==> flow/design.v <==
module abs_difference
#(parameter WIDTH = 8)
(ori, can, abs);
	input [WIDTH-1:0] ori, can;
	wire signed[WIDTH:0] neg1, neg2;
	output  [WIDTH-1:0] abs;
	assign neg1 = ori - can;
	assign neg2 = can - ori;
	assign abs = (neg1 < 0)? neg2[7:0] : neg1[7:0];
endmodule	
module SAD_4x8
#(parameter WIDTH = 8)
(
	input clk, rst, en,
	input [WIDTH-1:0]
		ori_0,
		ori_1,
		ori_2,
		ori_3,
		ori_4,
		ori_5,
		ori_6,
		ori_7,
		ori_8,
		ori_9,
		ori_10,
		ori_11,
		ori_12,
		ori_13,
		ori_14,
		ori_15,
		ori_16,
		ori_17,
		ori_18,
		ori_19,
		ori_20,
		ori_21,
		ori_22,
		ori_23,
		ori_24,
		ori_25,
		ori_26,
		ori_27,
		ori_28,
		ori_29,
		ori_30,
		ori_31,
		can_0,
		can_1,
		can_2,
		can_3,
		can_4,
		can_5,
		can_6,
		can_7,
		can_8,
		can_9,
		can_10,
		can_11,
		can_12,
		can_13,
		can_14,
		can_15,
		can_16,
		can_17,
		can_18,
		can_19,
		can_20,
		can_21,
		can_22,
		can_23,
		can_24,
		can_25,
		can_26,
		can_27,
		can_28,
		can_29,
		can_30,
		can_31,
	output [WIDTH+4:0] out_sad
 );
	reg [WIDTH-1:0] reg_ori_0,
					reg_ori_1,
					reg_ori_2,
					reg_ori_3,
					reg_ori_4,
					reg_ori_5,
					reg_ori_6,
					reg_ori_7,
					reg_ori_8,
					reg_ori_9,
					reg_ori_10,
					reg_ori_11,
					reg_ori_12,
					reg_ori_13,
					reg_ori_14,
					reg_ori_15,
					reg_ori_16,
					reg_ori_17,
					reg_ori_18,
					reg_ori_19,
					reg_ori_20,
					reg_ori_21,
					reg_ori_22,
					reg_ori_23,
					reg_ori_24,
					reg_ori_25,
					reg_ori_26,
					reg_ori_27,
					reg_ori_28,
					reg_ori_29,
					reg_ori_30,
					reg_ori_31,
					reg_can_0,
					reg_can_1,
					reg_can_2,
					reg_can_3,
					reg_can_4,
					reg_can_5,
					reg_can_6,
					reg_can_7,
					reg_can_8,
					reg_can_9,
					reg_can_10,
					reg_can_11,
					reg_can_12,
					reg_can_13,
					reg_can_14,
					reg_can_15,
					reg_can_16,
					reg_can_17,
					reg_can_18,
					reg_can_19,
					reg_can_20,
					reg_can_21,
					reg_can_22,
					reg_can_23,
					reg_can_24,
					reg_can_25,
					reg_can_26,
					reg_can_27,
					reg_can_28,
					reg_can_29,
					reg_can_30,
					reg_can_31;
	reg [WIDTH+1:0] reg_sum_0,
					reg_sum_1,
					reg_sum_2,
					reg_sum_3,
					reg_sum_4,
					reg_sum_5,
					reg_sum_6,
					reg_sum_7;
	reg [WIDTH+4:0] reg_total_sum;
	reg reg_en;
	wire [WIDTH+1:0] sum_0,
					 sum_1,
					 sum_2,
					 sum_3,
					 sum_4,
					 sum_5,
					 sum_6,
					 sum_7;
	wire [WIDTH-1:0] abs_diff_0,
					 abs_diff_1,
					 abs_diff_2,
					 abs_diff_3,
					 abs_diff_4,
					 abs_diff_5,
					 abs_diff_6,
					 abs_diff_7,
					 abs_diff_8,
					 abs_diff_9,
		 			 abs_diff_10,
		 			 abs_diff_11,
		 			 abs_diff_12,
		 			 abs_diff_13,
					 abs_diff_14,
					 abs_diff_15,
					 abs_diff_16,
					 abs_diff_17,
					 abs_diff_18,
					 abs_diff_19,
					 abs_diff_20,
					 abs_diff_21,
					 abs_diff_22,
					 abs_diff_23,
					 abs_diff_24,
					 abs_diff_25,
					 abs_diff_26,
					 abs_diff_27,
					 abs_diff_28,
					 abs_diff_29,
					 abs_diff_30,
					 abs_diff_31;
	always @(posedge clk)
	begin
		if(rst)
		begin
			reg_ori_0 <= 0;
			reg_ori_1 <= 0;
			reg_ori_2 <= 0;
			reg_ori_3 <= 0;
			reg_ori_4 <= 0;
			reg_ori_5 <= 0;
			reg_ori_6 <= 0;
			reg_ori_7 <= 0;
			reg_ori_8 <= 0;
			reg_ori_9 <= 0;
			reg_ori_10 <= 0;
			reg_ori_11 <= 0;
			reg_ori_12 <= 0;
			reg_ori_13 <= 0;
			reg_ori_14 <= 0;
			reg_ori_15 <= 0;
			reg_ori_16 <= 0;
			reg_ori_17 <= 0;
			reg_ori_18 <= 0;
			reg_ori_19 <= 0;
			reg_ori_20 <= 0;
			reg_ori_21 <= 0;
			reg_ori_22 <= 0;
			reg_ori_23 <= 0;
			reg_ori_24 <= 0;
			reg_ori_25 <= 0;
			reg_ori_26 <= 0;
			reg_ori_27 <= 0;
			reg_ori_28 <= 0;
			reg_ori_29 <= 0;
			reg_ori_30 <= 0;
			reg_ori_31 <= 0;
			reg_can_0 <= 0;
			reg_can_1 <= 0;
			reg_can_2 <= 0;
			reg_can_3 <= 0;
			reg_can_4 <= 0;
			reg_can_5 <= 0;
			reg_can_6 <= 0;
			reg_can_7 <= 0;
			reg_can_8 <= 0;
			reg_can_9 <= 0;
			reg_can_10 <= 0;
			reg_can_11 <= 0;
			reg_can_12 <= 0;
			reg_can_13 <= 0;
			reg_can_14 <= 0;
			reg_can_15 <= 0;
			reg_can_16 <= 0;
			reg_can_17 <= 0;
			reg_can_18 <= 0;
			reg_can_19 <= 0;
			reg_can_20 <= 0;
			reg_can_21 <= 0;
			reg_can_22 <= 0;
			reg_can_23 <= 0;
			reg_can_24 <= 0;
			reg_can_25 <= 0;
			reg_can_26 <= 0;
			reg_can_27 <= 0;
			reg_can_28 <= 0;
			reg_can_29 <= 0;
			reg_can_30 <= 0;
			reg_can_31 <= 0;
			reg_en <= 0;			
		end
		else
		begin
			if(en)
			begin
				reg_ori_0 <= ori_0;
				reg_ori_1 <= ori_1;
				reg_ori_2 <= ori_2;
				reg_ori_3 <= ori_3;
				reg_ori_4 <= ori_4;
				reg_ori_5 <= ori_5;
				reg_ori_6 <= ori_6;
				reg_ori_7 <= ori_7;
				reg_ori_8 <= ori_8;
				reg_ori_9 <= ori_9;
				reg_ori_10 <= ori_10;
				reg_ori_11 <= ori_11;
				reg_ori_12 <= ori_12;
				reg_ori_13 <= ori_13;
				reg_ori_14 <= ori_14;
				reg_ori_15 <= ori_15;
				reg_ori_16 <= ori_16;
				reg_ori_17 <= ori_17;
				reg_ori_18 <= ori_18;
				reg_ori_19 <= ori_19;
				reg_ori_20 <= ori_20;
				reg_ori_21 <= ori_21;
				reg_ori_22 <= ori_22;
				reg_ori_23 <= ori_23;
				reg_ori_24 <= ori_24;
				reg_ori_25 <= ori_25;
				reg_ori_26 <= ori_26;
				reg_ori_27 <= ori_27;
				reg_ori_28 <= ori_28;
				reg_ori_29 <= ori_29;
				reg_ori_30 <= ori_30;
				reg_ori_31 <= ori_31;
				reg_can_0 <= can_0;
				reg_can_1 <= can_1;
				reg_can_2 <= can_2;
				reg_can_3 <= can_3;
				reg_can_4 <= can_4;
				reg_can_5 <= can_5;
				reg_can_6 <= can_6;
				reg_can_7 <= can_7;
				reg_can_8 <= can_8;
				reg_can_9 <= can_9;
				reg_can_10 <= can_10;
				reg_can_11 <= can_11;
				reg_can_12 <= can_12;
				reg_can_13 <= can_13;
				reg_can_14 <= can_14;
				reg_can_15 <= can_15;
				reg_can_16 <= can_16;
				reg_can_17 <= can_17;
				reg_can_18 <= can_18;
				reg_can_19 <= can_19;
				reg_can_20 <= can_20;
				reg_can_21 <= can_21;
				reg_can_22 <= can_22;
				reg_can_23 <= can_23;
				reg_can_24 <= can_24;
				reg_can_25 <= can_25;
				reg_can_26 <= can_26;
				reg_can_27 <= can_27;
				reg_can_28 <= can_28;
				reg_can_29 <= can_29;
				reg_can_30 <= can_30;
				reg_can_31 <= can_31;
			end
			reg_en <= en;
		end
	end
	abs_difference #(WIDTH) b_abs_diff_0 (reg_ori_0, reg_can_0, abs_diff_0);
	abs_difference #(WIDTH) b_abs_diff_1 (reg_ori_1, reg_can_1, abs_diff_1);
	abs_difference #(WIDTH) b_abs_diff_2 (reg_ori_2, reg_can_2, abs_diff_2);
	abs_difference #(WIDTH) b_abs_diff_3 (reg_ori_3, reg_can_3, abs_diff_3);
	abs_difference #(WIDTH) b_abs_diff_4 (reg_ori_4, reg_can_4, abs_diff_4);
	abs_difference #(WIDTH) b_abs_diff_5 (reg_ori_5, reg_can_5, abs_diff_5);
	abs_difference #(WIDTH) b_abs_diff_6 (reg_ori_6, reg_can_6, abs_diff_6);
	abs_difference #(WIDTH) b_abs_diff_7 (reg_ori_7, reg_can_7, abs_diff_7);
	abs_difference #(WIDTH) b_abs_diff_8 (reg_ori_8, reg_can_8, abs_diff_8);
	abs_difference #(WIDTH) b_abs_diff_9 (reg_ori_9, reg_can_9, abs_diff_9);
	abs_difference #(WIDTH) b_abs_diff_10 (reg_ori_10, reg_can_10, abs_diff_10);
	abs_difference #(WIDTH) b_abs_diff_11 (reg_ori_11, reg_can_11, abs_diff_11);
	abs_difference #(WIDTH) b_abs_diff_12 (reg_ori_12, reg_can_12, abs_diff_12);
	abs_difference #(WIDTH) b_abs_diff_13 (reg_ori_13, reg_can_13, abs_diff_13);
	abs_difference #(WIDTH) b_abs_diff_14 (reg_ori_14, reg_can_14, abs_diff_14);
	abs_difference #(WIDTH) b_abs_diff_15 (reg_ori_15, reg_can_15, abs_diff_15);
	abs_difference #(WIDTH) b_abs_diff_16 (reg_ori_16, reg_can_16, abs_diff_16);
	abs_difference #(WIDTH) b_abs_diff_17 (reg_ori_17, reg_can_17, abs_diff_17);
	abs_difference #(WIDTH) b_abs_diff_18 (reg_ori_18, reg_can_18, abs_diff_18);
	abs_difference #(WIDTH) b_abs_diff_19 (reg_ori_19, reg_can_19, abs_diff_19);
	abs_difference #(WIDTH) b_abs_diff_20 (reg_ori_20, reg_can_20, abs_diff_20);
	abs_difference #(WIDTH) b_abs_diff_21 (reg_ori_21, reg_can_21, abs_diff_21);
	abs_difference #(WIDTH) b_abs_diff_22 (reg_ori_22, reg_can_22, abs_diff_22);
	abs_difference #(WIDTH) b_abs_diff_23 (reg_ori_23, reg_can_23, abs_diff_23);
	abs_difference #(WIDTH) b_abs_diff_24 (reg_ori_24, reg_can_24, abs_diff_24);
	abs_difference #(WIDTH) b_abs_diff_25 (reg_ori_25, reg_can_25, abs_diff_25);
	abs_difference #(WIDTH) b_abs_diff_26 (reg_ori_26, reg_can_26, abs_diff_26);
	abs_difference #(WIDTH) b_abs_diff_27 (reg_ori_27, reg_can_27, abs_diff_27);
	abs_difference #(WIDTH) b_abs_diff_28 (reg_ori_28, reg_can_28, abs_diff_28);
	abs_difference #(WIDTH) b_abs_diff_29 (reg_ori_29, reg_can_29, abs_diff_29);
	abs_difference #(WIDTH) b_abs_diff_30 (reg_ori_30, reg_can_30, abs_diff_30);
	abs_difference #(WIDTH) b_abs_diff_31 (reg_ori_31, reg_can_31, abs_diff_31);
	assign sum_0 = abs_diff_0 +
				   abs_diff_1 +
				   abs_diff_2 +
				   abs_diff_3;
	assign sum_1 = abs_diff_4 +
				   abs_diff_5 +
				   abs_diff_6 +
				   abs_diff_7;
	assign sum_2 = abs_diff_8 +
				   abs_diff_9 +
				   abs_diff_10 +
				   abs_diff_11;
    assign sum_3 = abs_diff_12 +
				   abs_diff_13 +
				   abs_diff_14 +
				   abs_diff_15;
	assign sum_4 = abs_diff_16 +
				   abs_diff_17 +
				   abs_diff_18 +
				   abs_diff_19;
	assign sum_5 = abs_diff_20 +
				   abs_diff_21 +
				   abs_diff_22 +
				   abs_diff_23;
	assign sum_6 = abs_diff_24 +
				   abs_diff_25 +
				   abs_diff_26 +
				   abs_diff_27;
	assign sum_7 = abs_diff_28 +
				   abs_diff_29 +
				   abs_diff_30 +
				   abs_diff_31;
	always @(posedge clk)
	begin
		if(rst)
		begin
			reg_sum_0 <= 0;
			reg_sum_1 <= 0;
			reg_sum_2 <= 0;
			reg_sum_3 <= 0;
			reg_sum_4 <= 0;
			reg_sum_5 <= 0;
			reg_sum_6 <= 0;
			reg_sum_7 <= 0;
		end
		else
		begin
			reg_sum_0 <= sum_0;
			reg_sum_1 <= sum_1;
			reg_sum_2 <= sum_2;
			reg_sum_3 <= sum_3;
			reg_sum_4 <= sum_4;
			reg_sum_5 <= sum_5;
			reg_sum_6 <= sum_6;
			reg_sum_7 <= sum_7;
		end
	end
	always @(posedge clk)
	begin
		if(rst)
		begin
			reg_total_sum <= 0;
		end
		else
		begin
			if(reg_en)
				reg_total_sum <= reg_sum_0 +
								 reg_sum_1 +
								 reg_sum_2 +
								 reg_sum_3 +
								 reg_sum_4 +
								 reg_sum_5 +
								 reg_sum_6 +
								 reg_sum_7;
		end
	end
	assign out_sad = reg_total_sum;
endmodule
module control
(
	input  clk, rst, init, finish, ack,
 	output en, done, rst_sad
);
	reg [3:0] state;
	reg reg_en, reg_done, reg_rst_sad;
	parameter INIT = 0, CALC = 1, WAIT = 2, DONE = 3;
	always @(state)
	begin
		case(state)
			INIT:
			begin
				reg_rst_sad = 1;
				reg_done = 0;
				reg_en = 0;
			end
			CALC:
			begin
				reg_rst_sad = 0;
				reg_done = 0;
				reg_en = 1;
			end
			WAIT:
			begin
				reg_rst_sad = 0;
				reg_done = 0;
				reg_en = 1;
			end
			DONE:
			begin
				reg_rst_sad = 0;
				reg_done = 1;
				reg_en = 0;
			end
			default:
			begin
				reg_rst_sad = 1;
				reg_done = 0;
				reg_en = 0;
			end
		endcase
	end
	always @(posedge clk or posedge rst)
	begin
		if(rst)
			state <= INIT;
		else
		begin
			case(state)
				INIT:
				begin
					if(init)
						state <= CALC;
					else
						state <= INIT;
				end
				CALC:
				begin
					if(init)
						state <= CALC;
					else
						state <= WAIT;
				end
				WAIT:
				begin
					if(finish)
						state <= DONE;
					else
						state <= WAIT;
				end
				DONE:
				begin
					if(ack)
						state <= INIT;
					else
						state <= DONE;
				end
			endcase
		end
	end
	assign rst_sad = reg_rst_sad;
	assign en = reg_en;
	assign done = reg_done;
endmodule
module top_level
#(parameter WIDTH = 8)
(
	input clk, rst, init, finish, ack,
	input [WIDTH-1:0]
		ori_0,
		ori_1,
		ori_2,
		ori_3,
		ori_4,
		ori_5,
		ori_6,
		ori_7,
		ori_8,
		ori_9,
		ori_10,
		ori_11,
		ori_12,
		ori_13,
		ori_14,
		ori_15,
		ori_16,
		ori_17,
		ori_18,
		ori_19,
		ori_20,
		ori_21,
		ori_22,
		ori_23,
		ori_24,
		ori_25,
		ori_26,
		ori_27,
		ori_28,
		ori_29,
		ori_30,
		ori_31,
		can_0,
		can_1,
		can_2,
		can_3,
		can_4,
		can_5,
		can_6,
		can_7,
		can_8,
		can_9,
		can_10,
		can_11,
		can_12,
		can_13,
		can_14,
		can_15,
		can_16,
		can_17,
		can_18,
		can_19,
		can_20,
		can_21,
		can_22,
		can_23,
		can_24,
		can_25,
		can_26,
		can_27,
		can_28,
		can_29,
		can_30,
		can_31,
	output done,
	output [WIDTH+4:0] out_sad
	);
	reg [WIDTH-1:0] reg_ori_0,
					reg_ori_1,
					reg_ori_2,
					reg_ori_3,
					reg_ori_4,
					reg_ori_5,
					reg_ori_6,
					reg_ori_7,
					reg_ori_8,
					reg_ori_9,
					reg_ori_10,
					reg_ori_11,
					reg_ori_12,
					reg_ori_13,
					reg_ori_14,
					reg_ori_15,
					reg_ori_16,
					reg_ori_17,
					reg_ori_18,
					reg_ori_19,
					reg_ori_20,
					reg_ori_21,
					reg_ori_22,
					reg_ori_23,
					reg_ori_24,
					reg_ori_25,
					reg_ori_26,
					reg_ori_27,
					reg_ori_28,
					reg_ori_29,
					reg_ori_30,
					reg_ori_31,
					reg_can_0,
					reg_can_1,
					reg_can_2,
					reg_can_3,
					reg_can_4,
					reg_can_5,
					reg_can_6,
					reg_can_7,
					reg_can_8,
					reg_can_9,
					reg_can_10,
					reg_can_11,
					reg_can_12,
					reg_can_13,
					reg_can_14,
					reg_can_15,
					reg_can_16,
					reg_can_17,
					reg_can_18,
					reg_can_19,
					reg_can_20,
					reg_can_21,
					reg_can_22,
					reg_can_23,
					reg_can_24,
					reg_can_25,
					reg_can_26,
					reg_can_27,
					reg_can_28,
					reg_can_29,
					reg_can_30,
					reg_can_31;
	wire rst_regs, en;
	control b_control(
		.clk(clk),
		.rst(rst),
		.init(init),
		.finish(finish),
		.ack(ack),
		.en(en),
		.done(done),
		.rst_sad(rst_regs)
		);
	SAD_4x8 b_SAD_4x8(
		.clk(clk),
		.rst(rst_regs),
		.en(en),
		.ori_0(ori_0),
		.ori_1(ori_1),
		.ori_2(ori_2),
		.ori_3(ori_3),
		.ori_4(ori_4),
		.ori_5(ori_5),
		.ori_6(ori_6),
		.ori_7(ori_7),
		.ori_8(ori_8),
		.ori_9(ori_9),
		.ori_10(ori_10),
		.ori_11(ori_11),
		.ori_12(ori_12),
		.ori_13(ori_13),
		.ori_14(ori_14),
		.ori_15(ori_15),
		.ori_16(ori_16),
		.ori_17(ori_17),
		.ori_18(ori_18),
		.ori_19(ori_19),
		.ori_20(ori_20),
		.ori_21(ori_21),
		.ori_22(ori_22),
		.ori_23(ori_23),
		.ori_24(ori_24),
		.ori_25(ori_25),
		.ori_26(ori_26),
		.ori_27(ori_27),
		.ori_28(ori_28),
		.ori_29(ori_29),
		.ori_30(ori_30),
		.ori_31(ori_31),
		.can_0(can_0),
		.can_1(can_1),
		.can_2(can_2),
		.can_3(can_3),
		.can_4(can_4),
		.can_5(can_5),
		.can_6(can_6),
		.can_7(can_7),
		.can_8(can_8),
		.can_9(can_9),
		.can_10(can_10),
		.can_11(can_11),
		.can_12(can_12),
		.can_13(can_13),
		.can_14(can_14),
		.can_15(can_15),
		.can_16(can_16),
		.can_17(can_17),
		.can_18(can_18),
		.can_19(can_19),
		.can_20(can_20),
		.can_21(can_21),
		.can_22(can_22),
		.can_23(can_23),
		.can_24(can_24),
		.can_25(can_25),
		.can_26(can_26),
		.can_27(can_27),
		.can_28(can_28),
		.can_29(can_29),
		.can_30(can_30),
		.can_31(can_31),
		.out_sad(out_sad)
		);
endmodule
Lab notebook: top_level

* Reports on top_level *
Tool output for the design above before and after an edit, in the order of the flow.
"before" refers to lines of the RTL above, "after" to lines of the edited file.
"difference" is "after" less "before", of the values as shown; "relative change" is that difference over "before", in percent.
The mark - stands for no value.

set-up
  top = top_level
  clock port = clk
  standard-cell library = sky130hd
  library corner = tt_025C_1v80

* Diff *
Unified diff, file above to edited file.
This change comes from a script, not from a designer. The edited design behaves differently; no optimisation was intended.

begin of diff
@@ -162,5 +162,5 @@
 					 sum_6,
 					 sum_7;
-	wire [WIDTH-1:0] abs_diff_0,
+	wire [WIDTH-2:0] abs_diff_0,
 					 abs_diff_1,
 					 abs_diff_2,
end of diff

* Word-level counts *
Counts by Yosys on the flattened word-level netlist (proc, flatten, opt, wreduce; memories kept). Register bits leave out memories and registers merged into their read ports (data or address). Print and check cells are left out. Cells with the same type and inputs are merged into one.

bit counts
  item                             before  after  difference  relative change (%)
  register bits after elaboration  610     610    0           0.00
  input port bits                  517     517    0           0.00
  output and inout bits            14      14     0           0.00
  word-level cells                 248     248    0           0.00

operators by class
  item                           before  after  difference  relative change (%)
  $add $sub $neg                 95      95     0           0.00
  magnitude comparators          32      32     0           0.00
  equality and inequality tests  3       3      0           0.00
  muxes and demuxes              39      39     0           0.00
  reduce/logical cells           4       4      0           0.00

operators by type and width
  kind                                      before  after  difference  relative change (%)
  8-bit 2-to-1 mux                          32      0      -32         -100.00
  8-bit subtractor                          32      0      -32         -100.00
  7-bit 2-to-1 mux                          0       32     +32         -
  7-bit subtractor                          0       32     +32         -
  10-bit by 8-bit adder with 10-bit output  16      0      -16         -100.00
  10-bit by 7-bit adder with 10-bit output  0       16     +16         -
  8-bit by 8-bit adder with 9-bit output    8       0      -8          -100.00
  7-bit by 7-bit adder with 8-bit output    0       8      +8          -

Operator kinds equal on both sides are left out: 13.

* Longest topological paths *
Yosys ltp: most cells in a row. Word level: on the elaborated netlist, between registers, memories and ports. Mapped: between sequential cells and ports; inverters and the memories' decode and read muxes count.

depth
  item                          before  after  difference  relative change (%)
  depth in word-level cells     7       7      0           0.00
  ABC_AREA                      0       0      -           -
  mapped depth                  24      23     -1          -4.17
  mapped depth without buffers  24      23     -1          -4.17

* After synthesis *
Yosys stat after the flow's synthesis: flattened, memories mapped to cells. It holds for the ABC_AREA given above (unset counts as 0); a run with the other value may have another netlist.

mapped netlist
  item                     before    after     difference  relative change (%)
  cell count               6,118     5,033     -1,085      -17.73
  chip area (Yosys) (um2)  50,689.9  43,173.9  -7,516.0    -14.83
  sequential area (um2)    12,233.0  12,072.8  -160.2      -1.31
  flip-flop cells          610       602       -8          -1.31
  buffer cells             308       192       -116        -37.66

cells by type
  type                        before  after  difference  relative change (%)
  sky130_fd_sc_hd__nor2_1     230     103    -127        -55.22
  sky130_fd_sc_hd__clkbuf_1   272     173    -99         -36.40
  sky130_fd_sc_hd__nand4_1    93      3      -90         -96.77
  sky130_fd_sc_hd__inv_1      885     808    -77         -8.70
  sky130_fd_sc_hd__nand3_1    124     58     -66         -53.23
  sky130_fd_sc_hd__o31ai_1    512     450    -62         -12.11
  sky130_fd_sc_hd__o21a_1     77      20     -57         -74.03
  sky130_fd_sc_hd__ha_1       635     585    -50         -7.87
  sky130_fd_sc_hd__nor3_1     66      22     -44         -66.67
  sky130_fd_sc_hd__o211ai_1   40      1      -39         -97.50
  sky130_fd_sc_hd__o21ai_0    141     179    +38         +26.95
  sky130_fd_sc_hd__and4_1     35      0      -35         -100.00
  sky130_fd_sc_hd__xor2_1     121     87     -34         -28.10
  sky130_fd_sc_hd__a21oi_1    315     282    -33         -10.48
  sky130_fd_sc_hd__nor2b_1    54      22     -32         -59.26
  sky130_fd_sc_hd__a2111oi_0  30      0      -30         -100.00
  sky130_fd_sc_hd__o31a_1     30      0      -30         -100.00
  sky130_fd_sc_hd__a211oi_1   12      41     +29         +241.67

Cell types equal on both sides are left out: 2.
The list need not be complete.
By module: a second synthesis without flattening, with its own total; a netlist apart from the flattened one above.

second synthesis, totals
  item                                           before    after     difference  relative change (%)
  cell total of the unflattened synthesis        5,254     5,226     -28         -0.53
  area total of the unflattened synthesis (um2)  48,272.5  47,669.5  -603.0      -1.25

Rows give one instance, submodules left out.

by module, before
  module                     times used  cells  area (um2)  seq. area (um2)
  SAD_4x8                    1           2,517  27,126.0    12,131.6
  abs_difference #(WIDTH=8)  32          85     655.6       0.0
  control                    1           17     166.4       101.3
  top_level                  1           0      0.0         0.0

by module, after
  module                     times used  cells  area (um2)  seq. area (um2)
  SAD_4x8                    1           2,489  26,522.9    11,951.5
  abs_difference #(WIDTH=8)  32          85     655.6       0.0
  control                    1           17     166.4       101.3
  top_level                  1           0      0.0         0.0

* Timing after synthesis *
OpenSTA on the mapped netlist: ideal clock, no wires. The path of least setup slack (recovery checks aside). Input and output delay are each 20% of the period. Register names are those of the netlist, which keeps one name where synthesis merged equal registers.

path after synthesis
  item                           before                           after                            difference  relative change (%)
  kind                           flip-flop to flip-flop           flip-flop to flip-flop           -           -
  start point                    reg b_SAD_4x8.reg_sum_1[0]       reg b_SAD_4x8.reg_sum_1[1]       -           -
  end point                      reg b_SAD_4x8.reg_total_sum[12]  reg b_SAD_4x8.reg_total_sum[10]  -           -
  period (ps)                    5,800                            5,800                            0           0.00
  library setup time (ps)        78                               64                               -14         -
  time at the first pin (ps)     0                                0                                0           -
  arrival time (ps)              5,355                            5,129                            -226        -4.22
  data required time (ps)        5,722                            5,736                            +14         +0.24
  slack (ps)                     367                              607                              +240        -
  path delay (ps)                5,433                            5,193                            -240        -4.42
  stages                         22                               21                               -1          -4.55
  buffers on the path            0                                0                                0           -
  synthesis period reached (ps)  5,433                            5,193                            -240        -4.42

"path delay" is the arrival time less input delay plus setup time.
"stages" counts driving pins, that of a launching flip-flop among them; a cell with two outputs on the path counts twice.
"synthesis period reached" is the clock period less the worst setup slack; recovery checks do not enter. This is arithmetic on one report: input and output delays are still those of the set period (20% each).
The rows between start and end are the longest chain of elaborated cells between them; the timing report does not say that the signal goes this way. Where chains are equally long, one stands for them.
Each line given opens the expression or statement behind the cell; cells for indexed reads and writes are added by Yosys, which also makes memories of some case tables.

between the ends, after synthesis, before
  cells stage by stage = sky130_fd_sc_hd__dfxtp_1 -> sky130_fd_sc_hd__ha_1 -> sky130_fd_sc_hd__fa_1 -> sky130_fd_sc_hd__a21o_1 -> sky130_fd_sc_hd__a21oi_1 -> sky130_fd_sc_hd__nor2b_1 -> sky130_fd_sc_hd__o21a_1 -> sky130_fd_sc_hd__o41ai_1 -> sky130_fd_sc_hd__xnor2_1 -> sky130_fd_sc_hd__fa_1 -> sky130_fd_sc_hd__inv_1 -> sky130_fd_sc_hd__fa_1 -> sky130_fd_sc_hd__fa_1 -> sky130_fd_sc_hd__fa_1 -> sky130_fd_sc_hd__inv_1 -> sky130_fd_sc_hd__ha_1 -> sky130_fd_sc_hd__a21o_1 -> sky130_fd_sc_hd__a21o_1 -> sky130_fd_sc_hd__a221oi_1 -> sky130_fd_sc_hd__o21ai_0 -> sky130_fd_sc_hd__and3_1 -> sky130_fd_sc_hd__nor3_1
  cells in the longest elaborated chain = 7
  elaborated cells between the ends (all ways) = 7
  source lines of those cells = 1
  classes of those cells = add/sub: 7

RTL lines, path after synthesis, before
  item                                          line  text
  from (decl)                                   147   reg_sum_1,
  from (assign)                                 407   reg_sum_1 <= 0;
  from (assign)                                 418   reg_sum_1 <= sum_1;
  10-bit by 10-bit adder with 11-bit output     436   reg_total_sum <= reg_sum_0 +
  13-bit by 10-bit adder with 13-bit output x6  436
  to (assign)                                   431   reg_total_sum <= 0;
  to (assign)                                   436
  to (decl)                                     154   reg [WIDTH+4:0] reg_total_sum;

between the ends, after synthesis, after
  cells stage by stage = sky130_fd_sc_hd__dfxtp_1 -> sky130_fd_sc_hd__ha_1 -> sky130_fd_sc_hd__a21o_1 -> sky130_fd_sc_hd__a21oi_1 -> sky130_fd_sc_hd__o21ai_1 -> sky130_fd_sc_hd__or4_1 -> sky130_fd_sc_hd__o311ai_1 -> sky130_fd_sc_hd__xnor2_1 -> sky130_fd_sc_hd__fa_1 -> sky130_fd_sc_hd__inv_1 -> sky130_fd_sc_hd__fa_1 -> sky130_fd_sc_hd__fa_1 -> sky130_fd_sc_hd__fa_1 -> sky130_fd_sc_hd__inv_1 -> sky130_fd_sc_hd__ha_1 -> sky130_fd_sc_hd__a21o_1 -> sky130_fd_sc_hd__a21oi_1 -> sky130_fd_sc_hd__o22a_1 -> sky130_fd_sc_hd__o21ai_0 -> sky130_fd_sc_hd__or4_1 -> sky130_fd_sc_hd__nand4_1
  cells in the longest elaborated chain = 7
  elaborated cells between the ends (all ways) = 7
  source lines of those cells = 1
  classes of those cells = add/sub: 7

RTL lines, path after synthesis, after
  item                                          line  text
  from (decl)                                   147   reg_sum_1,
  from (assign)                                 407   reg_sum_1 <= 0;
  from (assign)                                 418   reg_sum_1 <= sum_1;
  10-bit by 10-bit adder with 11-bit output     436   reg_total_sum <= reg_sum_0 +
  13-bit by 10-bit adder with 13-bit output x6  436
  to (assign)                                   431   reg_total_sum <= 0;
  to (assign)                                   436
  to (decl)                                     154   reg [WIDTH+4:0] reg_total_sum;

* Path in the finished layout *
From the final timing report of each run of pair 1: the path of least setup slack in the routed layout; clock arrival at registers is part of the times.
The report prints the path's times to 10 ps; the period is as set.

path post-layout
  item                        before                           after                            difference  relative change (%)
  kind                        flip-flop to flip-flop           flip-flop to flip-flop           -           -
  start point                 reg b_SAD_4x8.reg_sum_1[1]       reg b_SAD_4x8.reg_sum_1[1]       -           -
  end point                   reg b_SAD_4x8.reg_total_sum[12]  reg b_SAD_4x8.reg_total_sum[10]  -           -
  period (ps)                 5,800                            5,800                            0           0.00
  library setup time (ps)     70                               60                               -10         -
  time at the first pin (ps)  650                              640                              -10         -1.54
  arrival time (ps)           6,120                            6,080                            -40         -0.65
  data required time (ps)     6,380                            6,390                            +10         +0.16
  slack (ps)                  260                              310                              +50         -
  stages                      21                               21                               0           0.00
  buffers on the path         0                                0                                0           -

The rows between start and end are the longest chain of elaborated cells between them; the timing report does not say that the signal goes this way. Where chains are equally long, one stands for them.

between the ends, post-layout, before
  cells stage by stage = sky130_fd_sc_hd__dfxtp_1 -> sky130_fd_sc_hd__ha_1 -> sky130_fd_sc_hd__a21o_1 -> sky130_fd_sc_hd__a21oi_2 -> sky130_fd_sc_hd__o21ai_1 -> sky130_fd_sc_hd__or4_1 -> sky130_fd_sc_hd__a2111o_1 -> sky130_fd_sc_hd__o211ai_1 -> sky130_fd_sc_hd__fa_1 -> sky130_fd_sc_hd__inv_1 -> sky130_fd_sc_hd__fa_1 -> sky130_fd_sc_hd__fa_1 -> sky130_fd_sc_hd__fa_1 -> sky130_fd_sc_hd__inv_1 -> sky130_fd_sc_hd__ha_1 -> sky130_fd_sc_hd__a21o_1 -> sky130_fd_sc_hd__a21o_1 -> sky130_fd_sc_hd__a221oi_2 -> sky130_fd_sc_hd__o21ai_1 -> sky130_fd_sc_hd__and3_1 -> sky130_fd_sc_hd__nor3_1
  cells in the longest elaborated chain = 7
  elaborated cells between the ends (all ways) = 7
  source lines of those cells = 1
  classes of those cells = add/sub: 7

RTL lines, path post-layout, before
  item                                          line  text
  from (decl)                                   147   reg_sum_1,
  from (assign)                                 407   reg_sum_1 <= 0;
  from (assign)                                 418   reg_sum_1 <= sum_1;
  10-bit by 10-bit adder with 11-bit output     436   reg_total_sum <= reg_sum_0 +
  13-bit by 10-bit adder with 13-bit output x6  436
  to (assign)                                   431   reg_total_sum <= 0;
  to (assign)                                   436
  to (decl)                                     154   reg [WIDTH+4:0] reg_total_sum;

between the ends, post-layout, after
  cells stage by stage = sky130_fd_sc_hd__dfxtp_1 -> sky130_fd_sc_hd__ha_1 -> sky130_fd_sc_hd__a21o_1 -> sky130_fd_sc_hd__a21oi_2 -> sky130_fd_sc_hd__o21ai_1 -> sky130_fd_sc_hd__or4_1 -> sky130_fd_sc_hd__o311ai_1 -> sky130_fd_sc_hd__xnor2_1 -> sky130_fd_sc_hd__fa_1 -> sky130_fd_sc_hd__inv_1 -> sky130_fd_sc_hd__fa_1 -> sky130_fd_sc_hd__fa_1 -> sky130_fd_sc_hd__fa_1 -> sky130_fd_sc_hd__inv_1 -> sky130_fd_sc_hd__ha_1 -> sky130_fd_sc_hd__a21o_1 -> sky130_fd_sc_hd__a21oi_1 -> sky130_fd_sc_hd__o22a_1 -> sky130_fd_sc_hd__o21ai_0 -> sky130_fd_sc_hd__or4_1 -> sky130_fd_sc_hd__nand4_1
  cells in the longest elaborated chain = 7
  elaborated cells between the ends (all ways) = 7
  source lines of those cells = 1
  classes of those cells = add/sub: 7

RTL lines, path post-layout, after
  item                                          line  text
  from (decl)                                   147   reg_sum_1,
  from (assign)                                 407   reg_sum_1 <= 0;
  from (assign)                                 418   reg_sum_1 <= sum_1;
  10-bit by 10-bit adder with 11-bit output     436   reg_total_sum <= reg_sum_0 +
  13-bit by 10-bit adder with 13-bit output x6  436
  to (assign)                                   431   reg_total_sum <= 0;
  to (assign)                                   436
  to (decl)                                     154   reg [WIDTH+4:0] reg_total_sum;

* Measured runs *
Both versions went through the flow (Yosys, OpenROAD) with the same settings in each pair. Constraints: input delay and output delay 20% of the set period each, output load 0.01 pF.

settings, pair 1
  CORE_UTILIZATION = 40
  period_ns = 5.8
  CAP_MARGIN = 20
  CORE_MARGIN = 2
  SLEW_MARGIN = 20

results, pair 1
  item                                 before     after      difference  relative change (%)
  synthesized cell area (um2)          50,689.9   43,173.9   -7,516.0    -14.83
  die footprint (um2)                  129,589.0  110,580.0  -19,009.0   -14.67
  std-cell area (final layout) (um2)   59,903.7   52,520.4   -7,383.3    -12.33
  post-layout utilization              0.476      0.491      +0.015      -
  worst setup slack after layout (ps)  264        307        +43         -
  summed negative setup slack (ps)     0          0          0           -
  final worst hold slack (ps)          465        462        -3          -
  achieved clock period (ps)           5,536      5,493      -43         -0.78

settings, pair 2
  ABC_AREA = 1
  CAP_MARGIN = 5
  CORE_ASPECT_RATIO = 0.93
  CORE_UTILIZATION = 72
  CTS_CLUSTER_SIZE = 58
  GPL_ROUTABILITY_DRIVEN = 0
  MAX_ROUTING_LAYER = met4
  TNS_END_PERCENT = 95
  period_ns = 5.69
  CORE_MARGIN = 2
  SLEW_MARGIN = 20

results, pair 2
  item                                 before    after     difference  relative change (%)
  synthesized cell area (um2)          54,741.3  49,327.3  -5,414.0    -9.89
  die footprint (um2)                  78,253.7  70,620.5  -7,633.2    -9.75
  std-cell area (final layout) (um2)   62,632.6  57,082.2  -5,550.4    -8.86
  post-layout utilization              0.832     0.842     +0.010      -
  worst setup slack after layout (ps)  757       514       -243        -
  summed negative setup slack (ps)     0         0         0           -
  final worst hold slack (ps)          495       494       -1          -
  achieved clock period (ps)           4,933     5,176     +243        +4.93

"achieved clock period": clock period set for the run, less the worst setup slack. It is reckoned from that one timing run; input and output delays stay at 20% of the period that was set.
